==> flow/design.v <==
`timescale 1ns/1ns
module alu(
    input [3:0] op,
    input [WIDTH-1:0] a,
    input [WIDTH-1:0] b,
    output reg [WIDTH-1:0] result,
    input [3:0] cc_in,
    output logic [3:0] cc_out
);
parameter WIDTH = 16;
wire a_neg = a[WIDTH-1];
wire b_neg = b[WIDTH-1];
wire result_neg = result[WIDTH-1];
wire [WIDTH-1:0] carry_in = { 15'b0, cc_in[1] };
typedef enum logic [1:0] {
    CC_WB_NONE,
    CC_WB_NZCV,
    CC_WB_NZ
} cc_wb_type;
cc_wb_type cc_wb;
always_comb begin
    cc_out = cc_in;
    cc_wb = CC_WB_NONE;
    case (op)
          4'b0000: begin
            result = a + b;
        end
          4'b0001: begin
            cc_wb = CC_WB_NZCV;
            result = a + b + carry_in;
        end
          4'b0010: begin
            cc_wb = CC_WB_NZCV;
            result = a + b + carry_in;
        end
          4'b0011: begin
            cc_wb = CC_WB_NZCV;
            result = a - b;
        end
          4'b0100: begin
            cc_wb = CC_WB_NZCV;
            result = a - b - carry_in;
        end
          4'b0101: begin
            cc_wb = CC_WB_NZ;
            result = a & b;
        end
          4'b0110: begin
            cc_wb = CC_WB_NZ;
            result = a | b;
        end
          4'b0111: begin
            cc_wb = CC_WB_NZ;
            result = a ^ b;
        end
          4'b1000: begin
            cc_wb = CC_WB_NZ;
            result = a << b;
        end
          4'b1001: begin
            cc_wb = CC_WB_NZ;
            result = a >> b;
        end
          4'b1010: begin
            cc_wb = CC_WB_NZ;
            result = $signed(a) >>> b;  
        end
          4'b1011: begin
            cc_wb = CC_WB_NZ;
            result = ($signed(a) >>> b) | (a << (WIDTH-b));  
        end
          4'b1100: result = a + b;
          4'b1101: result = a + b;
                  default: result = 16'bX;
    endcase
    if (cc_wb == CC_WB_NZ || cc_wb == CC_WB_NZCV) begin
        cc_out[3] = result_neg;
        cc_out[2] = result == 16'b0;
    end
    if (cc_wb == CC_WB_NZCV) begin
        cc_out[1] = (a_neg & b_neg) ||  
            ((a_neg ^ b_neg) && !result_neg);  
        cc_out[0] = !(a_neg ^ b_neg) && (a_neg ^ result_neg);
    end
end
endmodule
`timescale 1ns/1ns
module regfile(
    input clk,
    input rst,
    input [RADDRWIDTH-1:0] raddr_a,
    output logic [REGWIDTH-1:0] rdata_a,
    input [RADDRWIDTH-1:0] raddr_b,
    output logic [REGWIDTH-1:0] rdata_b,
    input [RADDRWIDTH-1:0] raddr_c,
    output logic [REGWIDTH-1:0] rdata_c,
    input we,
    input [RADDRWIDTH-1:0] waddr,
    input [REGWIDTH-1:0] wdata
);
parameter RADDRWIDTH = 3;
parameter REGWIDTH = 16;
reg [REGWIDTH-1:0] r[2**RADDRWIDTH-1:1];
always_comb begin
    if (raddr_a != 0)
        rdata_a = r[raddr_a];
    else
        rdata_a = 0;
    if (raddr_b != 0)
        rdata_b = r[raddr_b];
    else
        rdata_b = 0;
    if (raddr_c != 0)
        rdata_c = r[raddr_c];
    else
        rdata_c = 0;
end
always_ff @(posedge clk) begin
    if (rst) begin
        for (int i = 1; i < 2**RADDRWIDTH; i++)
            r[i] <= 0;
    end else begin
        if (we && waddr != 0) begin
            r[waddr] <= wdata;
        end
    end
end
endmodule
`timescale 1ns/1ns
module cpu(
    input clk,
    input rst,
    output [IADDRWIDTH-1:0] addr,
    input  [DWIDTH-1:0] rdata,
    output logic [DWIDTH-1:0] wdata,
    output re,
    output we
);
localparam IADDRWIDTH = 16;
localparam IWIDTH = 16;
localparam DADDRWIDTH = 16;
localparam DWIDTH = 16;
logic ifetch_active;
logic load_active;
logic store_active;
logic [IADDRWIDTH-1:0] ifetch_address;
logic [IADDRWIDTH-1:0] load_store_address;
assign addr = (load_active || store_active) ? load_store_address :
                ifetch_active ? ifetch_address : 16'dX;
wire ifetch_bus_cycle = ifetch_active && !(load_active || store_active);
assign re = ifetch_active || load_active;
assign we = store_active;
reg [IADDRWIDTH-1:0] pc;
logic [IADDRWIDTH-1:0] s1_ifetch;
logic [IADDRWIDTH-1:0] pc_next;
logic s1_ifetch_valid;
logic s2_to_s1_take_branch;
logic s2_to_s1_stall;
logic [IADDRWIDTH-1:0] s2_pc_next;
assign ifetch_address = pc_next;
always_comb begin
    if (rst) begin
        pc_next = 16'hffff;
        ifetch_active = 0;
    end else if (s2_to_s1_stall) begin
        pc_next = pc;
        ifetch_active = 1;
    end else begin
        pc_next = s2_to_s1_take_branch ? s2_pc_next : pc + 16'd1;  
        ifetch_active = 1;
    end
    s1_ifetch = rdata;  
end
always_ff @(posedge clk) begin
    pc <= pc_next;
    s1_ifetch_valid <= ifetch_bus_cycle;
end
reg [IADDRWIDTH-1:0] ir;
reg [15:0] mem_immediate;
logic [15:0] mem_immediate_next;
reg [15:0] reg_lr;
reg [15:0] reg_sp;
reg [3:0]  reg_cc;
logic [15:0] reg_lr_next;
logic [15:0] reg_sp_next;
logic [3:0]  reg_cc_next;
wire reg_cc_n = reg_cc[3];
wire reg_cc_z = reg_cc[2];
wire reg_cc_c = reg_cc[1];
wire reg_cc_v = reg_cc[0];
wire [4:0] op = ir[15:11];
wire [3:0] alu_op = ir[14:11];
wire [2:0] reg_d = ir[10:8];
wire [2:0] reg_a = ir[7:5];
wire [1:0] reg_b_addr_mode = ir[4:3];
wire [2:0] reg_b = ir[2:0];
wire [15:0] reg_b_imm = ir[3] ? { 12'b111111111111, ir[3:0] } : { 12'b0, ir[3:0] };
wire is_load = (op == 5'b01100);
wire is_store = (op == 5'b01101);
wire [3:0] branch_cc = ir[13:10];
wire [15:0] branch_short_offset = ir[9] ? { 6'b111111, ir[9:0] } : { 6'b0, ir[9:0] };
wire branch_link = ir[9];
wire branch_reg_special = ir[3];
wire [2:0] branch_reg = reg_b;
logic [15:0] reg_a_out;
logic [15:0] reg_b_out;
logic [15:0] reg_d_out;
logic [15:0] alu_a_in;
logic [15:0] alu_b_in;
logic [15:0] alu_result;
logic [3:0] alu_cc;
logic do_reg_writeback;
logic [15:0] writeback_result;
logic reg_d_special;
typedef enum logic [2:0] {
    DECODE,
    IR_IMMEDIATE,
    LS1,
    LS2,
    BRANCH_DELAY
} state_t;
state_t state;
state_t state_next;
always_comb begin
    state_next = state;
    mem_immediate_next = mem_immediate;
    reg_cc_next = reg_cc;
    reg_lr_next = reg_lr;
    reg_sp_next = reg_sp;
    reg_d_special = 1'bX;
    s2_pc_next = 16'bX;
    alu_a_in = 16'bX;
    alu_b_in = 16'bX;
    s2_to_s1_take_branch = 0;
    s2_to_s1_stall = 0;
    do_reg_writeback = 0;
    writeback_result = 16'bX;
    load_active = 0;
    store_active = 0;
    wdata = 16'bX;
    load_store_address = 16'bX;
    casez (op)
    5'b10???: begin  
        if (branch_cc != 4'b1111) begin
            case (state)
                DECODE: begin
                    s2_pc_next = pc + branch_short_offset;
                    case (branch_cc)
                          4'b0000: s2_to_s1_take_branch = reg_cc_z;
                          4'b0001: s2_to_s1_take_branch = !reg_cc_z;
                       4'b0010: s2_to_s1_take_branch = reg_cc_c;
                       4'b0011: s2_to_s1_take_branch = !reg_cc_c;
                          4'b0100: s2_to_s1_take_branch = reg_cc_n;
                          4'b0101: s2_to_s1_take_branch = !reg_cc_n;
                          4'b0110: s2_to_s1_take_branch = reg_cc_v;
                          4'b0111: s2_to_s1_take_branch = !reg_cc_v;
                          4'b1000: s2_to_s1_take_branch = reg_cc_v && !reg_cc_z;
                          4'b1001: s2_to_s1_take_branch = !reg_cc_v || reg_cc_z;
                          4'b1010: s2_to_s1_take_branch = reg_cc_n == reg_cc_v;
                          4'b1011: s2_to_s1_take_branch = reg_cc_n != reg_cc_v;
                          4'b1100: s2_to_s1_take_branch = !reg_cc_z && (reg_cc_n == reg_cc_v);
                          4'b1101: s2_to_s1_take_branch = reg_cc_z || (reg_cc_n != reg_cc_v);
                          4'b1110: s2_to_s1_take_branch = 1;
                          4'b1111: s2_to_s1_take_branch = 0;
                    endcase
                    if (s2_to_s1_take_branch) begin
                        state_next = BRANCH_DELAY;
                    end
                end
                BRANCH_DELAY: begin
                    state_next = DECODE;
                end
                default: ;
            endcase
        end else if (branch_reg_special | branch_reg != 0) begin
            case (state)
                DECODE: begin
                    if (branch_reg_special) begin
                        case (branch_reg)
                            3'd0: s2_pc_next = reg_lr;
                            3'd1: s2_pc_next = reg_sp;
                            default: s2_pc_next = pc;  
                        endcase
                    end else begin
                        s2_pc_next = reg_b_out;
                    end
                    s2_to_s1_take_branch = 1;
                    state_next = BRANCH_DELAY;
                    if (branch_link) begin
                       reg_lr_next = pc;
                    end
                end
                BRANCH_DELAY: begin
                    state_next = DECODE;
                end
                default: ;
            endcase
        end else begin
            case (state)
                DECODE: begin
                    state_next = IR_IMMEDIATE;
                    mem_immediate_next = s1_ifetch;
                end
                IR_IMMEDIATE: begin
                    s2_pc_next = pc + mem_immediate;
                    s2_to_s1_take_branch = 1;
                    state_next = BRANCH_DELAY;
                    if (branch_link) begin
                       reg_lr_next = pc;
                    end
                end
                BRANCH_DELAY: begin
                    state_next = DECODE;
                end
                default: ;
            endcase
        end
    end  
    5'b00???,
    5'b010??: begin  
        alu_a_in = reg_a_out;
        writeback_result = alu_result;
        casez (reg_b_addr_mode)
            2'b0?: begin  
                alu_b_in = reg_b_imm;
                do_reg_writeback = 1;
                reg_cc_next = alu_cc;
            end
            2'b10: begin  
                alu_b_in = reg_b_out;
                do_reg_writeback = 1;
                reg_cc_next = alu_cc;
            end
            2'b11: begin  
                if (ir[2]) begin
                    case (state)
                        DECODE: begin
                            state_next = IR_IMMEDIATE;
                            mem_immediate_next = s1_ifetch;
                        end
                        IR_IMMEDIATE: begin
                            state_next = DECODE;
                            alu_b_in = mem_immediate;
                        end
                        default: ;
                    endcase
                end else begin
                    alu_b_in = 16'd0;
                end
                if (state_next == DECODE) begin
                    do_reg_writeback = 1;
                    reg_cc_next = alu_cc;
                    if (ir[1]) begin
                        do_reg_writeback = 0;
                        case (reg_d)
                            3'd0: reg_lr_next = alu_result;
                            3'd1: reg_sp_next = alu_result;
                            default: ;  
                        endcase
                    end
                    if (ir[0]) begin
                        case (reg_a)
                            3'd0: alu_a_in = reg_lr;
                            3'd1: alu_a_in = reg_sp;
                            default: alu_a_in = 16'd0;  
                        endcase
                    end
                end
            end
        endcase
    end  
    5'b0110?: begin  
        alu_a_in = reg_a_out;
        reg_d_special = 0;
        casez (reg_b_addr_mode)
            2'b0?: begin  
                alu_b_in = reg_b_imm;
            end
            2'b10: begin  
                alu_b_in = reg_b_out;
            end
            2'b11: begin  
                if (ir[2]) begin
                    case (state)
                        DECODE: begin
                            state_next = IR_IMMEDIATE;
                            mem_immediate_next = s1_ifetch;
                        end
                        IR_IMMEDIATE: begin
                            state_next = DECODE;
                            alu_b_in = mem_immediate;
                        end
                        default: ;
                    endcase
                end else begin
                    alu_b_in = 16'd0;
                end
                if (ir[1]) begin
                    reg_d_special = 1;
                end
                if (ir[0]) begin
                    case (reg_a)
                        3'd0: alu_a_in = reg_lr;
                        3'd1: alu_a_in = reg_sp;
                        default: alu_a_in = 16'd0;  
                    endcase
                end
            end
        endcase
        if (is_load) begin
            if (state_next != IR_IMMEDIATE) begin
                case (state)
                    IR_IMMEDIATE, DECODE: begin
                        state_next = LS1;
                        load_store_address = alu_result;
                        load_active = 1;
                        s2_to_s1_stall = 1;
                    end
                    LS1: begin
                        state_next = LS2;
                        s2_to_s1_stall = 1;
                        if (reg_d_special) begin
                            case (reg_d)
                                3'd0: reg_lr_next = rdata;
                                3'd1: reg_sp_next = rdata;
                                3'd2: ;  
                                3'd3: reg_cc_next = rdata[3:0];
                                default: ;  
                            endcase
                        end else begin
                            writeback_result = rdata;
                            do_reg_writeback = 1;
                        end
                    end
                    LS2: begin
                        state_next = DECODE;
                    end
                    default: ;
                endcase
            end
        end else begin
            if (state_next != IR_IMMEDIATE) begin
                case (state)
                    IR_IMMEDIATE, DECODE: begin
                        state_next = LS1;
                        load_store_address = alu_result;
                        store_active = 1;
                        s2_to_s1_stall = 1;
                        if (reg_d_special) begin
                            case (reg_d)
                                3'd0: wdata = reg_lr;
                                3'd1: wdata = reg_sp;
                                3'd2: wdata = pc;
                                3'd3: wdata = { 12'd0, reg_cc };
                                default: wdata = 16'd0;  
                            endcase
                        end else begin
                            wdata = reg_d_out;
                        end
                    end
                    LS1: begin
                        state_next = LS2;
                        s2_to_s1_stall = 1;
                    end
                    LS2: begin
                        state_next = DECODE;
                    end
                    default: ;
                endcase
            end
            if (state_next == LS1) begin
            end
        end
    end
    5'b0111?: begin  
    end
    5'b11???: begin  
    end
    endcase
end
always_ff @(posedge clk) begin
    if (rst) begin
        ir <= 0;
        state <= DECODE;
        mem_immediate <= 0;
        reg_cc <= 0;
        reg_lr <= 0;
        reg_sp <= 0;
    end else begin
        if (state_next == DECODE) begin
            if (s1_ifetch_valid) begin
                ir <= s1_ifetch;
            end else begin
                ir <= 0;  
            end
        end
        state <= state_next;
        mem_immediate <= mem_immediate_next;
        reg_cc <= reg_cc_next;
        reg_lr <= reg_lr_next;
        reg_sp <= reg_sp_next;
    end
end
regfile regs(
    .clk(clk),
    .rst(rst),
    .raddr_a(reg_a),
    .rdata_a(reg_a_out),
    .raddr_b(reg_b),
    .rdata_b(reg_b_out),
    .raddr_c(reg_d),
    .rdata_c(reg_d_out),
    .we(do_reg_writeback),
    .waddr(reg_d),
    .wdata(writeback_result)
);
alu alu(
    .op(alu_op),
    .a(alu_a_in),
    .b(alu_b_in),
    .result(alu_result),
    .cc_in(reg_cc),
    .cc_out(alu_cc)
);
endmodule
## Step by step through the tools: cpu

Each step is given for the RTL above and for the edited RTL.
"unedited" refers to lines of the RTL above, "edited" to lines of the edited file.
"change": "edited" minus "unedited" as printed here. "relative change": 100 x difference / "unedited".
Operators carry their Yosys type and port widths (W data, S select, Z words).
Library cell names are shortened.
The mark - stands for no value.

- Top module: cpu
- Clock input: clk
- Cell library: sky130hd
- Timing corner: tt_025C_1v80

## The edit

Unified diff, file above to edited file.
The edited RTL no longer does the same as the RTL above: the edit was made by script, with no optimisation intended.

```diff
@@ -131,5 +131,5 @@
     input clk,
     input rst,
-    output [IADDRWIDTH-1:0] addr,
+    output [IADDRWIDTH-1:0] addr_ext,
     input  [DWIDTH-1:0] rdata,
     output logic [DWIDTH-1:0] wdata,
@@ -137,4 +137,8 @@
     output we
 );
+wire [IADDRWIDTH-1:0] addr;
+logic [IADDRWIDTH-1:0] addr_s1;
+always_ff @(posedge clk) addr_s1 <= addr;
+assign addr_ext = addr_s1;
 localparam IADDRWIDTH = 16;
 localparam IWIDTH = 16;
```

## After elaboration

Source: Yosys, flattened and elaborated, memories not mapped. Widths are those after wreduce. Print and check cells do not count.
Memory sizes are those after Yosys's memory passes, which may raise the word count (mostly to a power of two), join words into wider ones and drop unused or constant bits.

Cells by class:

| what | unedited | edited | change | relative change (%) |
|---|---|---|---|---|
| shift operators | 5 | 5 | 0 | 0.00 |
| eq/ne operators | 69 | 69 | 0 | 0.00 |
| mux-type cells | 148 | 148 | 0 | 0.00 |
| reduce/logical cells | 49 | 49 | 0 | 0.00 |
| $add $sub $neg | 8 | 8 | 0 | 0.00 |
| bitwise logic cells | 11 | 11 | 0 | 0.00 |

Operator list:

| kind | unedited | edited | change | relative change (%) |
|---|---|---|---|---|
| $mux W16 | 65 | 65 | 0 | 0.00 |
| $mux W1 | 30 | 30 | 0 | 0.00 |
| $mux W3 | 16 | 16 | 0 | 0.00 |
| $eq A4 B4 Y1 const B | 14 | 14 | 0 | 0.00 |
| $eq A4 B3 Y1 const B | 10 | 10 | 0 | 0.00 |
| $ne A2 B2 Y1 const B | 10 | 10 | 0 | 0.00 |
| $pmux W16 S2 | 8 | 8 | 0 | 0.00 |
| $logic_not A1 Y1 | 7 | 7 | 0 | 0.00 |
| $ne A3 B3 Y1 const B | 7 | 7 | 0 | 0.00 |
| $logic_and A1 B1 Y1 | 6 | 6 | 0 | 0.00 |
| $logic_not A3 Y1 | 6 | 6 | 0 | 0.00 |
| $logic_or A1 B1 Y1 | 6 | 6 | 0 | 0.00 |
| $mux W4 | 6 | 6 | 0 | 0.00 |
| $pmux W1 S2 | 6 | 6 | 0 | 0.00 |
| $eq A2 B2 Y1 const B | 5 | 5 | 0 | 0.00 |
| $eq A3 B2 Y1 const B | 5 | 5 | 0 | 0.00 |
| $pmux W3 S2 | 5 | 5 | 0 | 0.00 |
| $reduce_or A2 Y1 | 5 | 5 | 0 | 0.00 |
| $eq A3 B1 Y1 const B | 4 | 4 | 0 | 0.00 |
| $eq A4 B2 Y1 const B | 4 | 4 | 0 | 0.00 |
| $reduce_or A3 Y1 | 4 | 4 | 0 | 0.00 |
| $add A16 B16 Y16 | 3 | 3 | 0 | 0.00 |
| $not A1 Y1 | 3 | 3 | 0 | 0.00 |
| $reduce_bool A3 Y1 | 3 | 3 | 0 | 0.00 |
| $eq A4 B1 Y1 const B | 2 | 2 | 0 | 0.00 |
| $logic_not A4 Y1 | 2 | 2 | 0 | 0.00 |
| $or A16 B16 Y16 | 2 | 2 | 0 | 0.00 |
| $pmux W16 S3 | 2 | 2 | 0 | 0.00 |

Not every row of either side is listed.

Storage and ports:

| what | unedited | edited | change | relative change (%) |
|---|---|---|---|---|
| RAM bits | 128 | 128 | 0 | 0.00 |
| bits of input ports | 18 | 18 | 0 | 0.00 |
| memory cells | 1 | 1 | 0 | 0.00 |
| bits in registers | 88 | 104 | +16 | +18.18 |
| output and inout port bits | 34 | 34 | 0 | 0.00 |

## Depth

Longest topological path by Yosys (ltp), each cell counted once; first at word level (registers and memories cut), then after technology mapping (sequential cells cut; the memories' decode and read muxes count).

Depth:

| what | unedited | edited | change | relative change (%) |
|---|---|---|---|---|
| word-level depth | 19 | 19 | 0 | 0.00 |
| ABC_AREA | 0 | 0 | - | - |
| mapped depth | 25 | 25 | 0 | 0.00 |
| mapped depth without buffers | 21 | 22 | +1 | +4.76 |

## Netlist

The flow's flattened synthesis, as Yosys stat reports it; memories are mapped. The netlist is that of the ABC_AREA named above (0 if unset); the other value can give another one.

Cell types:

| type | unedited | edited | change | relative change (%) |
|---|---|---|---|---|
| nand2_1 | 211 | 161 | -50 | -23.70 |
| nor2_1 | 350 | 394 | +44 | +12.57 |
| o21ai_0 | 107 | 132 | +25 | +23.36 |
| mux2i_1 | 190 | 173 | -17 | -8.95 |
| dfxtp_1 | 101 | 117 | +16 | +15.84 |
| a31oi_1 | 26 | 40 | +14 | +53.85 |
| a211o_1 | 16 | 2 | -14 | -87.50 |
| nor4_1 | 9 | 22 | +13 | +144.44 |
| o211ai_1 | 33 | 24 | -9 | -27.27 |
| and2_1 | 18 | 9 | -9 | -50.00 |
| o22a_1 | 11 | 2 | -9 | -81.82 |
| a21oi_1 | 151 | 159 | +8 | +5.30 |
| nand2b_1 | 26 | 34 | +8 | +30.77 |
| inv_1 | 88 | 95 | +7 | +7.95 |
| xor2_1 | 29 | 22 | -7 | -24.14 |
| nand4_1 | 12 | 19 | +7 | +58.33 |
| nor3_1 | 80 | 86 | +6 | +7.50 |
| o22ai_1 | 40 | 34 | -6 | -15.00 |

Not every row of either side is listed.

Synthesis totals:

| what | unedited | edited | change | relative change (%) |
|---|---|---|---|---|
| mapped cells | 2534 | 2549 | +15 | +0.59 |
| buffers | 180 | 182 | +2 | +1.11 |
| flip-flop cells | 229 | 245 | +16 | +6.99 |
| chip area (Yosys) (sq mm) | 0.0217258 | 0.0218585 | +0.0001327 | +0.61 |

The figures by module come from a second, unflattened synthesis with its own total; it is not the netlist above.

Second synthesis, totals:

| what | unedited | edited | change | relative change (%) |
|---|---|---|---|---|
| cells (unflattened synthesis) | 2582 | 2574 | -8 | -0.31 |
| area total of the unflattened synthesis (sq mm) | 0.0215119 | 0.0219973 | +0.0004854 | +2.26 |

Rows give one instance, submodules left out.

By module, unedited:

| module | times used | cells | seq. area (sq mm) | area (sq mm) |
|---|---|---|---|---|
| cpu | 1 | 1144 | 0.0018418 | 0.0082579 |
| regfile | 1 | 569 | 0.0033632 | 0.007257 |
| alu | 1 | 869 | 0 | 0.005997 |

By module, edited:

| module | times used | cells | seq. area (sq mm) | area (sq mm) |
|---|---|---|---|---|
| cpu | 1 | 1136 | 0.0021621 | 0.0087434 |
| regfile | 1 | 569 | 0.0033632 | 0.007257 |
| alu | 1 | 869 | 0 | 0.005997 |

## Path before layout

Path of least setup slack by OpenSTA after synthesis, without wires, with an ideal clock, recovery checks aside; 20% of the period is set as input and as output delay. Where synthesis merged equal registers, the netlist keeps one of their names.

Path post-synthesis:

| what | unedited | edited | change | relative change (%) |
|---|---|---|---|---|
| path type | reg2out | reg2reg | - | - |
| start point | register (no name shown) | register (no name shown) | - | - |
| end point | output addr[15] | memory regs.r[1][14] | - | - |
| clock period (ps) | 10000 | 10000 | 0 | 0.00 |
| library setup time (ps) | - | 270 | - | - |
| stages | 25 | 25 | 0 | 0.00 |
| arrival (ps) | 5508 | 5544 | +36 | +0.65 |
| external output delay (ps) | 2000 | - | - | - |
| setup slack (ps) | 2492 | 4186 | +1694 | - |
| delay of the path (ps) | 5508 | 5814 | +306 | +5.56 |
| buffers on the path | 4 | 3 | -1 | -25.00 |
| period reached after synthesis (ps) | 7508 | 5814 | -1694 | -22.56 |

"delay of the path" = arrival - input delay + setup time.
At an output port there is no setup time.
"stages": output pins that drive a net of the path, with the launching flip-flop's if there is one; two outputs of one cell count as two.
"period reached after synthesis" is the clock period less the worst setup slack; recovery checks do not enter. This is arithmetic on one report: input and output delays are still those of the set period (20% each).

Between the ends, post-synthesis, unedited:
- Cell sequence: dfxtp_1 > buf_6 > and2_1 > buf_6 > a22o_1 > nor3_2 > nor2_2 > inv_2 > buf_2 > clkbuf_1 > ha_1 > inv_1 > fa_1 > a21o_1 > a211o_1 > a211o_1 > a41oi_1 > xnor2_1 > a2111oi_0 > and4b_1 > xnor3_1 > nor2_1 > nor4_2 > nor2_1 > a21o_1

RTL lines, path post-synthesis, unedited:

| what | line | text |
|---|---|---|
| to (decl) | 133 | `output [IADDRWIDTH-1:0] addr,` |

unedited: Chain of elaborated cells between the ends: none given.

Between the ends, post-synthesis, edited:
- Cell sequence: dfxtp_1 > buf_6 > buf_6 > mux4_2 > mux2i_1 > o221a_2 > inv_2 > clkbuf_1 > ha_1 > inv_1 > fa_1 > inv_1 > ha_1 > nand4b_1 > nor4_1 > a311oi_1 > or2_2 > or4_1 > or3_1 > nor4_1 > xor2_1 > nand2_1 > a32oi_1 > mux2i_2 > nor2_1

RTL lines, path post-synthesis, edited:

| what | line | text |
|---|---|---|
| to (decl) | 103 | `reg [REGWIDTH-1:0] r[2**RADDRWIDTH-1:1];` |

edited: Chain of elaborated cells between the ends: none given.

## Path in the finished layout

Path of least setup slack in the final report of each run of set A (OpenROAD, finished layout, wires in). Where an end is a register, its clock arrival counts in the times.
The report prints the path's times to 10 ps; the period is as set.

Path post-layout:

| what | unedited | edited | change | relative change (%) |
|---|---|---|---|---|
| path type | reg2out | reg2reg | - | - |
| start point | register (no name shown) | register ir[3] | - | - |
| end point | output addr[9] | memory regs.r[4][15] | - | - |
| external output delay (ps) | 1970 | - | - | - |
| library setup time (ps) | - | 280 | - | - |
| buffers on the path | 2 | 1 | -1 | -50.00 |
| arrival (ps) | 7550 | 7990 | +440 | +5.83 |
| clock period (ps) | 9860 | 9860 | 0 | 0.00 |
| stages | 20 | 22 | +2 | +10.00 |
| setup slack (ps) | 340 | 2160 | +1820 | - |

Between the ends stands the longest chain of elaborated cells between them, by number of cells; it is not shown to be the way that was timed. Of several equally long chains one is given.
A line is the first line of the expression or statement that the cell stems from. Yosys adds cells for indexed reads and writes and turns some case tables into memories.
At most two assigning lines are given for a register; there are more.

Between the ends, post-layout, unedited:
- Cell sequence: dfxtp_1 > buf_4 > mux4_2 > mux2i_1 > o22a_1 > inv_1 > ha_1 > inv_1 > a221oi_1 > o311ai_0 > nor3_1 > o211ai_1 > nor3_1 > xor2_1 > a221oi_1 > o2111ai_1 > o22ai_1 > nor2_1 > a21o_1 > clkdlybuf4s50_1

RTL lines, path post-layout, unedited:

| what | line | text |
|---|---|---|
| to (decl) | 133 | `output [IADDRWIDTH-1:0] addr,` |

unedited: Chain of elaborated cells between the ends: none given.

Between the ends, post-layout, edited:
- Cell sequence: dfxtp_2 > inv_1 > nand3_4 > o221a_2 > buf_4 > inv_2 > ha_1 > inv_1 > fa_1 > or2_1 > a221oi_2 > o211ai_1 > o21ai_0 > a21oi_1 > o311ai_0 > nand2b_1 > nor4_2 > xnor2_1 > nand2_1 > o2111ai_2 > o21bai_2 > nor2_1
- Cells in the longest elaborated chain: 13
- Elaborated cells on any way between the ends: 52
- Classes of those cells: add/sub (5); eq/ne (3); shift (5); mux (32); logic (4); reduce/logical (3)

RTL lines, path post-layout, edited:

| what | line | text |
|---|---|---|
| from (decl) | 182 | `reg [IADDRWIDTH-1:0] ir;` |
| from (assign) | 487 | `ir <= 0;` |
| from (assign) | 496 | `ir <= s1_ifetch;` |
| $eq A2 B2 Y1 | 327 | `casez (reg_b_addr_mode)` |
| $mux W3 | 327 |  |
| $mux W3 | 246 | `casez (op)` |
| $logic_not A3 Y1 | 354 | `if (state_next == DECODE) begin` |
| $mux W16 | 354 |  |
| $pmux W16 S2 | 327 |  |
| $pmux W16 S2 | 246 |  |
| $sub A16 B16 Y16 | 42 | `result = a - b - carry_in;` |
| $sub A16 B1 Y16 | 42 |  |
| $pmux W16 S11 | 24 | `case (op)` |
| $pmux W16 S2 | 246 |  |
| $mux W16 | 123 | `if (we && waddr != 0) begin` |
| $mux W16 | 119 | `if (rst) begin` |
| to (decl) | 103 | `reg [REGWIDTH-1:0] r[2**RADDRWIDTH-1:1];` |

## Measured runs

Both versions went through the flow (Yosys, OpenROAD) with the same settings in each pair. Constraints: input delay and output delay 20% of the set period each, output load 0.01 pF.

Flow settings, set A:
- CORE_UTILIZATION: 40
- period_ns: 9.86
- CAP_MARGIN: 20
- CORE_MARGIN: 2
- SLEW_MARGIN: 20

Final reports, set A:

| what | unedited | edited | change | relative change (%) |
|---|---|---|---|---|
| total power of the final layout (µW) | 4665 | 4526 | -139 | -2.98 |
| worst hold slack in the final report (ps) | 512 | 510 | -2 | - |
| total die area (sq mm) | 0.0561951 | 0.0565322 | +0.0003371 | +0.60 |
| setup slack of the critical path (ps) | 336 | 2160 | +1824 | - |
| post-synthesis cell area (sq mm) | 0.0217258 | 0.0218585 | +0.0001327 | +0.61 |
| area of the standard cells in the finished layout (sq mm) | 0.0239818 | 0.0240431 | +0.0000613 | +0.26 |

Flow settings, set B:
- CORE_ASPECT_RATIO: 0.6
- CORE_MARGIN: 3
- CORE_UTILIZATION: 45
- CTS_CLUSTER_DIAMETER: 101
- HOLD_SLACK_MARGIN: -0.1
- MAX_ROUTING_LAYER: met5
- PLACE_DENSITY_LB_ADDON: 0.25
- SETUP_SLACK_MARGIN: -1.16
- SLEW_MARGIN: 10
- period_ns: 12.0
- CAP_MARGIN: 20

Final reports, set B:

| what | unedited | edited | change | relative change (%) |
|---|---|---|---|---|
| total power of the final layout (µW) | 3888 | 3774 | -114 | -2.93 |
| worst hold slack in the final report (ps) | 528 | 536 | +8 | - |
| total die area (sq mm) | 0.051039 | 0.051341 | +0.000302 | +0.59 |
| setup slack of the critical path (ps) | 921 | 3763 | +2842 | - |
| post-synthesis cell area (sq mm) | 0.0217258 | 0.0218585 | +0.0001327 | +0.61 |
| area of the standard cells in the finished layout (sq mm) | 0.023744 | 0.0240293 | +0.0002853 | +1.20 |

By "total power of the final layout" is meant OpenSTA's value without simulated activity: inputs other than the clock are taken to toggle once in ten clock periods, and the tool carries that through the logic.
